==> flow/design.v <==
module rgb2hsv(
        input clock,
        input reset_n,
        input in_valid,
        input [7:0] in_red,
        input [7:0] in_green,
        input [7:0] in_blue,
        input in_visual,
        input in_done,
        output out_valid,
        output [7:0] out_red,
        output [7:0] out_green,
        output [7:0] out_blue,
        output [7:0] out_hue,
        output [7:0] out_saturation,
        output [7:0] out_brightness,
        output out_visual,
        output out_done
    );
    reg valid1;
    reg [7:0] red1;
    reg [7:0] green1;
    reg [7:0] blue1;
    reg visual1;
    reg done1;
    reg [7:0] max_value1;
    reg [1:0] max_index1;
    reg [7:0] min_value1;
    reg [1:0] min_index1;
    always @(posedge clock)
    begin
        if (reset_n) begin
            valid1 <= in_valid;
            red1[7:0] <= in_red[7:0];
            green1[7:0] <= in_green[7:0];
            blue1[7:0] <= in_blue[7:0];
            visual1 <= in_visual;
            done1 <= in_done;
            if (in_red >= in_green) begin
                if (in_red >= in_blue) begin
                    max_value1[7:0] <= in_red[7:0];
                    max_index1[1:0] <= 1;
                end
                else begin
                    max_value1[7:0] <= in_blue[7:0];
                    max_index1[1:0] <= 3;
                end
            end
            else begin
                if (in_blue >= in_green) begin
                    max_value1[7:0] <= in_blue[7:0];
                    max_index1[1:0] <= 3;
                end
                else begin
                    max_value1[7:0] <= in_green[7:0];
                    max_index1[1:0] <= 2;
                end
            end
            if (in_red < in_green) begin
                if (in_red < in_blue) begin
                    min_value1[7:0] <= in_red[7:0];
                    min_index1[1:0] <= 1;
                end
                else begin
                    min_value1[7:0] <= in_blue[7:0];
                    min_index1[1:0] <= 3;
                end
            end
            else begin
                if (in_blue < in_green) begin
                    min_value1[7:0] <= in_blue[7:0];
                    min_index1[1:0] <= 3;
                end
                else begin
                    min_value1[7:0] <= in_green[7:0];
                    min_index1[1:0] <= 2;
                end
            end
        end 
        else begin
            valid1 <= 1'b0;
            red1[7:0] <= 8'b0;
            green1[7:0] <= 8'b0;
            blue1[7:0] <= 8'b0;
            visual1 <= 1'b0;
            done1 <= 1'b0;
            max_value1[7:0] <= 8'd0;
            max_index1[1:0] <= 2'd0; 
            min_value1[7:0] <= 8'd0; 
            min_index1[1:0] <= 2'd0;
        end
    end
    reg valid2;
    reg [7:0] red2;
    reg [7:0] green2;
    reg [7:0] blue2;
    reg visual2;
    reg done2;
    reg [7:0] dif2;
    reg [7:0] max_value2;
    reg [1:0] max_index2;
    reg [7:0] min_value2;
    reg [1:0] min_index2;
    always @(posedge clock)
    begin
        if (reset_n) begin
            valid2 <= valid1;
            red2[7:0] <= red1[7:0];
            green2[7:0] <= green1[7:0];
            blue2[7:0] <= blue1[7:0];
            visual2 <= visual1;
            done2 <= done1;
            dif2[7:0] <= max_value1[7:0] - min_value1[7:0];
            max_value2[7:0] <= max_value1[7:0];
            max_index2[1:0] <= max_index1[1:0];
            min_value2[7:0] <= min_value1[7:0];
            min_index2[1:0] <= min_index1[1:0];
        end 
        else begin
            valid2 <= 1'b0;
            red2[7:0] <= 8'b0;
            green2[7:0] <= 8'b0;
            blue2[7:0] <= 8'b0;
            visual2 <= 1'b0;
            done2 <= 1'b0;
            dif2[7:0] <= 8'd0;
            max_value2[7:0] <= 8'd0;
            max_index2[1:0] <= 2'd0;
            min_value2[7:0] <= 8'd0; 
            min_index2[1:0] <= 2'd0;
        end
    end
    reg valid3;
    reg [7:0] red3;
    reg [7:0] green3;
    reg [7:0] blue3;
    reg visual3;
    reg done3;
    reg [11:0] hue3;
    reg [7:0] dif3;
    reg [7:0] max_value3;
    reg [1:0] max_index3;
    reg [7:0] min_value3;
    reg [1:0] min_index3;
    always @(posedge clock)
    begin
        if (reset_n) begin
            valid3 <= valid2;
            red3[7:0] <= red2[7:0];
            green3[7:0] <= green2[7:0];
            blue3[7:0] <= blue2[7:0];
            visual3 <= visual2;
            done3 <= done2;
            dif3[7:0] <= dif2[7:0];
            max_value3[7:0] <= max_value2[7:0];
            max_index3[1:0] <= max_index2[1:0];
            min_value3[7:0] <= min_value2[7:0];
            min_index3[1:0] <= min_index2[1:0];
            if (dif2 > 0) begin
                if (max_index2 == 1) begin
                    if (green2 < blue2) begin
                        hue3[11:0] <= ((blue2 - green2) << 4);
                    end
                    else begin
                        hue3[11:0] <= ((green2 - blue2) << 4);
                    end
                end
                if (max_index2 == 2) begin
                    if (blue2 < red2) begin
                        hue3[11:0] <= ((red2 - blue2) << 4);
                    end
                    else begin
                        hue3[11:0] <= ((blue2 - red2) << 4);
                    end
                end
                if (max_index2 == 3) begin
                    if (red2 < green2) begin
                        hue3[11:0] <= ((green2 - red2) << 4);
                    end
                    else begin
                        hue3[11:0] <= ((red2 - green2) << 4);
                    end
                end
            end
            else begin
                hue3[11:0] <= 12'd0;             
            end
        end
        else begin
            valid3 <= 1'b0;
            red3[7:0] <= 8'b0;
            green3[7:0] <= 8'b0;
            blue3[7:0] <= 8'b0;
            visual3 <= 1'b0;
            done3 <= 1'b0;
            hue3[11:0] <= 12'd0;
            dif3[7:0] <= 8'd0;
            max_value3[7:0] <= 8'd0;
            max_index3[1:0] <= 2'd0;
            min_value3[7:0] <= 8'd0;
            min_index3[1:0] <= 2'd0;
        end
    end
    reg valid4;
    reg [7:0] red4;
    reg [7:0] green4;
    reg [7:0] blue4;
    reg visual4;
    reg done4;
    reg [11:0] hue4;
    reg [7:0] dif4;
    reg [7:0] max_value4;
    reg [1:0] max_index4;
    always @(posedge clock)
    begin
        if (reset_n) begin
            valid4 <= valid3;
            red4[7:0] <= red3[7:0];
            green4[7:0] <= green3[7:0];
            blue4[7:0] <= blue3[7:0];
            visual4 <= visual3;
            done4 <= done3;          
            dif4[7:0] <= dif3[7:0];
            max_value4[7:0] <= max_value3[7:0];
            max_index4 <= max_index3;
            hue4[11:0] <= (hue3 / dif3);
        end
        else begin
            valid4 <= 1'b0;
            red4[7:0] <= 8'b0;
            green4[7:0] <= 8'b0;
            blue4[7:0] <= 8'b0;
            visual4 <= 1'b0;
            done4 <= 1'b0;
            hue4[11:0] <= 12'd0;
            dif4[7:0] <= 8'd0;
            max_value4 <= 8'd0;
            max_index4[1:0] <= 2'd0;
        end
    end
    reg valid5;
    reg [7:0] red5;
    reg [7:0] green5;
    reg [7:0] blue5;
    reg visual5;
    reg done5;
    reg [11:0] hue5;
    reg [7:0] dif5;
    reg [7:0] max_value5;
    always @(posedge clock)
    begin
        if (reset_n) begin
            valid5 <= valid4;
            red5[7:0] <= red4[7:0];
            green5[7:0] <= green4[7:0];
            blue5[7:0] <= blue4[7:0];
            visual5 <= visual4;
            done5 <= done4;
            dif5[7:0] <= dif4[7:0];
            max_value5[7:0] <= max_value4[7:0];
            if (dif4 > 0) begin
                if (max_index4 == 1) begin
                    if (green4 < blue4) begin
                        hue5[11:0] <= 96 - hue4;
                    end
                    else begin
                        hue5[11:0] <= 0 + hue4;
                    end
                end
                if (max_index4 == 2) begin
                    if (blue4 < red4) begin
                        hue5[11:0] <= 32 - hue4;
                    end
                    else begin
                        hue5[11:0] <= 32 + hue4;
                    end
                end
                if (max_index4 == 3) begin
                    if (red4 < green4) begin
                        hue5[11:0] <= 64 - hue4;
                    end
                    else begin
                        hue5[11:0] <= 64 + hue4;
                    end
                end
            end
            else begin
                hue5[11:0] <= 12'd0;             
            end
        end
        else begin
            valid5 <= 1'b0;
            red5[7:0] <= 8'b0;
            green5[7:0] <= 8'b0;
            blue5[7:0] <= 8'b0;
            visual5 <= 1'b0;
            done5 <= 1'b0;
            dif5[7:0] <= 8'd0;
            max_value5[7:0] <= 8'd0;
            hue5[11:0] <= 12'd0;
        end
    end
    reg valid;
    reg [7:0] red;
    reg [7:0] green;
    reg [7:0] blue;
    reg visual;
    reg done;
    reg [18:0] hue;
    reg [7:0] saturation;
    reg [7:0] max_value;
    always @(posedge clock)
    begin
        if (reset_n) begin
            valid <= valid5;
            red[7:0] <= red5[7:0];
            green[7:0] <= green5[7:0];
            blue[7:0] <= blue5[7:0];
            visual <= visual5;
            done <= done5;
            max_value[7:0] <= max_value5[7:0];
            hue[18:0] <= (85 * hue5);
            if (max_value5 == 0) begin
                saturation[7:0] <= 8'd0;
            end
            else begin
                saturation[7:0] <= 255 * dif5 / max_value5;
            end
        end
        else begin 
            valid <= 1'b0;
            red[7:0] <= 8'b0;
            green[7:0] <= 8'b0;
            blue[7:0] <= 8'b0;
            visual <= 1'b0;
            done <= 1'b0;
            max_value[7:0] <= 8'd0;
            hue[18:0] <= 19'd0;
            saturation [7:0] <= 8'd0;
        end
    end
    assign out_valid = valid;
    assign out_red[7:0] = red[7:0];
    assign out_green[7:0] = green[7:0];  
    assign out_blue[7:0] = blue[7:0];
    assign out_hue[7:0] = hue[12:5];
    assign out_saturation[7:0] = saturation[7:0];
    assign out_brightness[7:0] = max_value[7:0];
    assign out_visual = visual;
    assign out_done = done;
endmodule
# Step by step through the tools: rgb2hsv
# The steps from the RTL of rgb2hsv to its reports follow in flow order.
# Lines are those of the file above, counted from 1.
# Library cell names are shortened.
# A cell with -- has no value.
# setup
top	rgb2hsv
clock	clock
library	sky130hd
corner	tt_025C_1v80

# Word level
# Yosys after proc, flatten, opt, wreduce and memory -nomap, before mapping. Memory bits, and registers merged into a memory's read port (data or address), are not among the register bits. Print and check cells are not counted. Equal cells are merged and count once.
# classes
div_mod_pow	2
equal	6
muxes	21
n_logic	1
reduce_logical	6
compare	14
n_addsub	12
mul	2
# ops
operator	count
32-bit by 8-bit divider with 32-bit output	1
12-bit two-way mux	12
8-bit by 8-bit multiplier with 16-bit output with constant A	1
12-bit by 8-bit divider with 12-bit output	1
7-bit by 12-bit multiplier with 13-bit output with constant A	1
8-bit < comparator	9
8-bit subtractor	7
8-bit two-way mux	6
7-bit by 12-bit subtractor with 12-bit output with constant A	2
8-bit >= comparator	3
8-bit by 1-bit greater-than comparator with 1-bit output with constant B	2
6-bit by 12-bit adder with 12-bit output with constant A	1
6-bit by 12-bit subtractor with 12-bit output with constant A	1
7-bit by 12-bit adder with 12-bit output with constant A	1
2-bit equality test with constant B	4
8-bit logical NOT	1
3-bit nonzero test	2
2-bit by 1-bit equality test with 1-bit output with constant B	2
2-bit AND reduction	2
2-bit two-way mux	2
2-bit OR reduction	1
1-bit inverter	1
1-bit two-way mux	1
# bits
out_inout_bits	51
word_cells	120
ff_bits	315
in_bits	29

# Longest topological paths
# Yosys ltp: most cells in a row. Word level: on the elaborated netlist, between registers, memories and ports. Mapped: between sequential cells and ports; inverters and the memories' decode and read muxes count.
# logic_depth
ltp_word	5
ABC_AREA	0
depth_mapped	428
ltp_nobuf	403

# Netlist
# The flow's flattened synthesis, as Yosys stat reports it; memories are mapped. The netlist is that of the ABC_AREA named above (0 if unset); the other value can give another one.
# synth_totals
cell_count	4675
n_buf	128
flip_flops	306
seq_area_um2	6125.9
yosys_area_um2	36228.5
# types
type	count	area_total_um2
dfxtp_1	306	6.13E+03
ha_1	459	5.74E+03
nor2_1	455	1.71E+03
o21a_1	215	1.61E+03
nor3_1	272	1.36E+03
and2_1	198	1.24E+03
nand2_1	324	1.22E+03
a21oi_1	239	1.2E+03
xnor2_1	135	1.18E+03
inv_1	267	1E+03
o21ai_0	186	930.893
fa_1	43	860.826
mux2_2	74	833.299
o31ai_1	91	683.155
a21o_1	88	660.634
xor2_1	67	586.813
mux2i_1	56	560.538
nand3_1	86	430.413
# Not listed: further types 123, cells in them 1114.

# Path before layout
# Path of least setup slack by OpenSTA after synthesis, without wires, with an ideal clock, recovery checks aside; 20% of the period is set as input and as output delay. Where synthesis merged equal registers, the netlist keeps one of their names.
# synth_path
path_kind	register to register
start	register max_value5[0]
end	register saturation[0]
period_ns	80.0
path_stages	394
slack_ns	0.838
t_required_ns	79.859
path_delay_ns	79.162
arrival_ns	79.021
launch_ns	0.000
setup_time_ns	0.141
path_buffers	28
synth_period_reached_ns	79.162
# "path_delay_ns" is the arrival time less input delay plus setup time.
# "path_stages": output pins that drive a net of the path, with the launching flip-flop's if there is one; two outputs of one cell count as two.
# "synth_period_reached_ns" = period - worst setup slack (recovery checks aside). The figure is calculated, with input and output delays left at 20% of the set period.
# At most two assigning lines are given for a register; there are more.
# synth_between
path_cell_list	dfxtp_1 inv_1 ha_1 o21a_1 o21ai_0 nor2_1 ha_1 o211ai_1 a211oi_2 a21oi_1 ha_1 or3_1 o22ai_1 mux2_2 ha_1 a21o_1 o2111ai_1 nand2_1 [358 not listed] clkbuf_1 nor2_1 a21oi_1 ha_1 a21oi_1 nor2b_1 o21ai_0 nand2b_1 a21oi_1 nor2b_1 o21ai_0 nand2b_1 a221oi_1 o2111ai_1 nor2_1 o2111ai_1 a2111oi_1 a41oi_1
cells_between	3
lines_between	2
cone_classes	div (1); reduce/logical (2)
# synth_rtl
element	line_no	source
from (decl)	249	reg [7:0] max_value5;
from (assign)	260	max_value5[7:0] <= max_value4[7:0];
from (assign)	299	max_value5[7:0] <= 8'd0;
to (assign)	324	saturation[7:0] <= 8'd0;
to (assign)	327	saturation[7:0] <= 255 * dif5 / max_value5;
to (decl)	310	reg [7:0] saturation;
# Chain of elaborated cells between the ends: none given.

# Path in the finished layout
# From the final timing report of run 1: the path of least setup slack in the routed layout; clock arrival at registers is part of the times.
# layout_path
path_kind	register to register
start	register max_value5[6]
end	register saturation[0]
period_ns	50.6
setup_time_ns	0.15
arrival_ns	67.17
t_required_ns	51.05
path_stages	380
slack_ns	-16.12
path_buffers	25
launch_ns	0.60
# At most two assigning lines are given for a register; there are more.
# layout_between
path_cell_list	dfxtp_1 or4_4 nor3_4 o21ai_2 nor2_1 ha_2 a21oi_1 buf_4 a211oi_4 a21oi_2 ha_1 or3_4 o22ai_4 mux2_4 ha_4 a21o_1 o21a_1 or3_4 [344 not listed] nand3_4 nor2_2 a21oi_1 ha_1 a21oi_2 nor2b_1 o21ai_1 nand2b_1 a21oi_1 nor2b_1 o21ai_1 nand2b_1 a221oi_2 o2111ai_1 nor2_1 o2111ai_2 a2111oi_2 a41oi_1
cells_between	3
lines_between	2
cone_classes	div (1); reduce/logical (2)
# layout_rtl
element	line_no	source
from (decl)	249	reg [7:0] max_value5;
from (assign)	260	max_value5[7:0] <= max_value4[7:0];
from (assign)	299	max_value5[7:0] <= 8'd0;
to (assign)	324	saturation[7:0] <= 8'd0;
to (assign)	327	saturation[7:0] <= 255 * dif5 / max_value5;
to (decl)	310	reg [7:0] saturation;
# Chain of elaborated cells between the ends: none given.

Data sheet: physical implementation of rgb2hsv

Top module rgb2hsv; platform sky130hd; tools Yosys and OpenROAD; 3 stored runs in no particular order. Input and output delays are each 20% of the period that was set; the output load is 0.01 pF.
By "achievedPeriod_ns" is meant the clock period of the run minus its worst setup slack. This is arithmetic on one report: input and output delays are still those of the set period (20% each).
"worst_setup_path_time_ns": the worst setup path's part of the clock period (all of it between registers, 20% less for each end at a port) less its slack. A launch clock that arrives late makes it longer, a capture clock that arrives late makes it shorter.

Run 1, flow files:
==> flow/run.sh <==
#!/bin/bash
# the make line also repeats the synthesis and layout settings of config.mk as NAME=value (left out here)
make -C /OpenROAD-flow-scripts/flow DESIGN_CONFIG=/design/flow/config.mk WORK_HOME=/design/flow/orfs CLKGATE_MAP_FILE= finish
==> flow/config.mk <==
export PLATFORM = sky130hd
export DESIGN_NAME = rgb2hsv
export DESIGN_NICKNAME = rgb2hsv
export VERILOG_FILES = /design/flow/design.v
export SDC_FILE = /design/flow/constraint.sdc
export NUM_CORES = 4
export LEC_CHECK = 0
export ABC_AREA = 0
export CAP_MARGIN = 0
export CELL_PAD_IN_SITES_DETAIL_PLACEMENT = 0
export CORE_MARGIN = 2
export CORE_UTILIZATION = 18
export HOLD_SLACK_MARGIN = 0.29
export PLACE_DENSITY = 0.77
export SLEW_MARGIN = 35
export TNS_END_PERCENT = 25
==> flow/constraint.sdc <==
create_clock -name core_clock -period 50.6 [get_ports {clock}]
set_input_delay 10.1200 -clock core_clock [delete_from_list [all_inputs] [get_ports {clock}]]
set_output_delay 10.1200 -clock core_clock [all_outputs]
set_load 0.01 [all_outputs]

==> results of run 1, as CSV <==
result,value
fin_tns_ns,-65.105
yosys.chip_area_um2,36228.5
worst_setup_path_time_ns,66.72
critical_path_kind,"register to register"
layout_utilization_pct,26.4
design.die.area_um2,204874.0
setup_worst_slack_ns,-16.119
achievedPeriod_ns,66.719
cell_area_final_um2,52823.2
fin_hold_ws_ns,0.392

Run 2, flow files:
==> flow/run.sh <==
#!/bin/bash
# the make line also repeats the synthesis and layout settings of config.mk as NAME=value (left out here)
make -C /OpenROAD-flow-scripts/flow DESIGN_CONFIG=/design/flow/config.mk WORK_HOME=/design/flow/orfs CLKGATE_MAP_FILE= finish
==> flow/config.mk <==
export PLATFORM = sky130hd
export DESIGN_NAME = rgb2hsv
export DESIGN_NICKNAME = rgb2hsv
export VERILOG_FILES = /design/flow/design.v
export SDC_FILE = /design/flow/constraint.sdc
export NUM_CORES = 4
export LEC_CHECK = 0
export CAP_MARGIN = 20
export CORE_ASPECT_RATIO = 1.16
export CORE_MARGIN = 2
export CORE_UTILIZATION = 40
export CTS_CLUSTER_SIZE = 35
export GPL_ROUTABILITY_DRIVEN = 1
export MIN_ROUTING_LAYER = met2
export PLACE_DENSITY_LB_ADDON = 0.05
export SLEW_MARGIN = 40
export TNS_END_PERCENT = 60
==> flow/constraint.sdc <==
create_clock -name core_clock -period 80.0 [get_ports {clock}]
set_input_delay 16.0000 -clock core_clock [delete_from_list [all_inputs] [get_ports {clock}]]
set_output_delay 16.0000 -clock core_clock [all_outputs]
set_load 0.01 [all_outputs]

==> results of run 2, as CSV <==
result,value
fin_tns_ns,0.000
yosys.chip_area_um2,36228.5
worst_setup_path_time_ns,74.65
critical_path_kind,"register to register"
layout_utilization_pct,46.1
design.die.area_um2,93001.7
setup_worst_slack_ns,5.349
achievedPeriod_ns,74.651
cell_area_final_um2,41269.6
fin_hold_ws_ns,0.411

Run 3, flow files:
==> flow/run.sh <==
#!/bin/bash
# the make line also repeats the synthesis and layout settings of config.mk as NAME=value (left out here)
make -C /OpenROAD-flow-scripts/flow DESIGN_CONFIG=/design/flow/config.mk WORK_HOME=/design/flow/orfs CLKGATE_MAP_FILE= finish
==> flow/config.mk <==
export PLATFORM = sky130hd
export DESIGN_NAME = rgb2hsv
export DESIGN_NICKNAME = rgb2hsv
export VERILOG_FILES = /design/flow/design.v
export SDC_FILE = /design/flow/constraint.sdc
export NUM_CORES = 4
export LEC_CHECK = 0
export CAP_MARGIN = 15
export CELL_PAD_IN_SITES_GLOBAL_PLACEMENT = 2
export CORE_MARGIN = 2
export CORE_UTILIZATION = 51
export CTS_CLUSTER_DIAMETER = 107
export CTS_CLUSTER_SIZE = 14
export GPL_TIMING_DRIVEN = 0
export SETUP_SLACK_MARGIN = 5.0
export SLEW_MARGIN = 35
==> flow/constraint.sdc <==
create_clock -name core_clock -period 49.5 [get_ports {clock}]
set_input_delay 9.9000 -clock core_clock [delete_from_list [all_inputs] [get_ports {clock}]]
set_output_delay 9.9000 -clock core_clock [all_outputs]
set_load 0.01 [all_outputs]

==> results of run 3, as CSV <==
result,value
fin_tns_ns,-112.106
yosys.chip_area_um2,36228.5
worst_setup_path_time_ns,72.28
critical_path_kind,"register to register"
layout_utilization_pct,68.0
design.die.area_um2,73183.8
setup_worst_slack_ns,-22.785
achievedPeriod_ns,72.285
cell_area_final_um2,47687.0
fin_hold_ws_ns,0.404
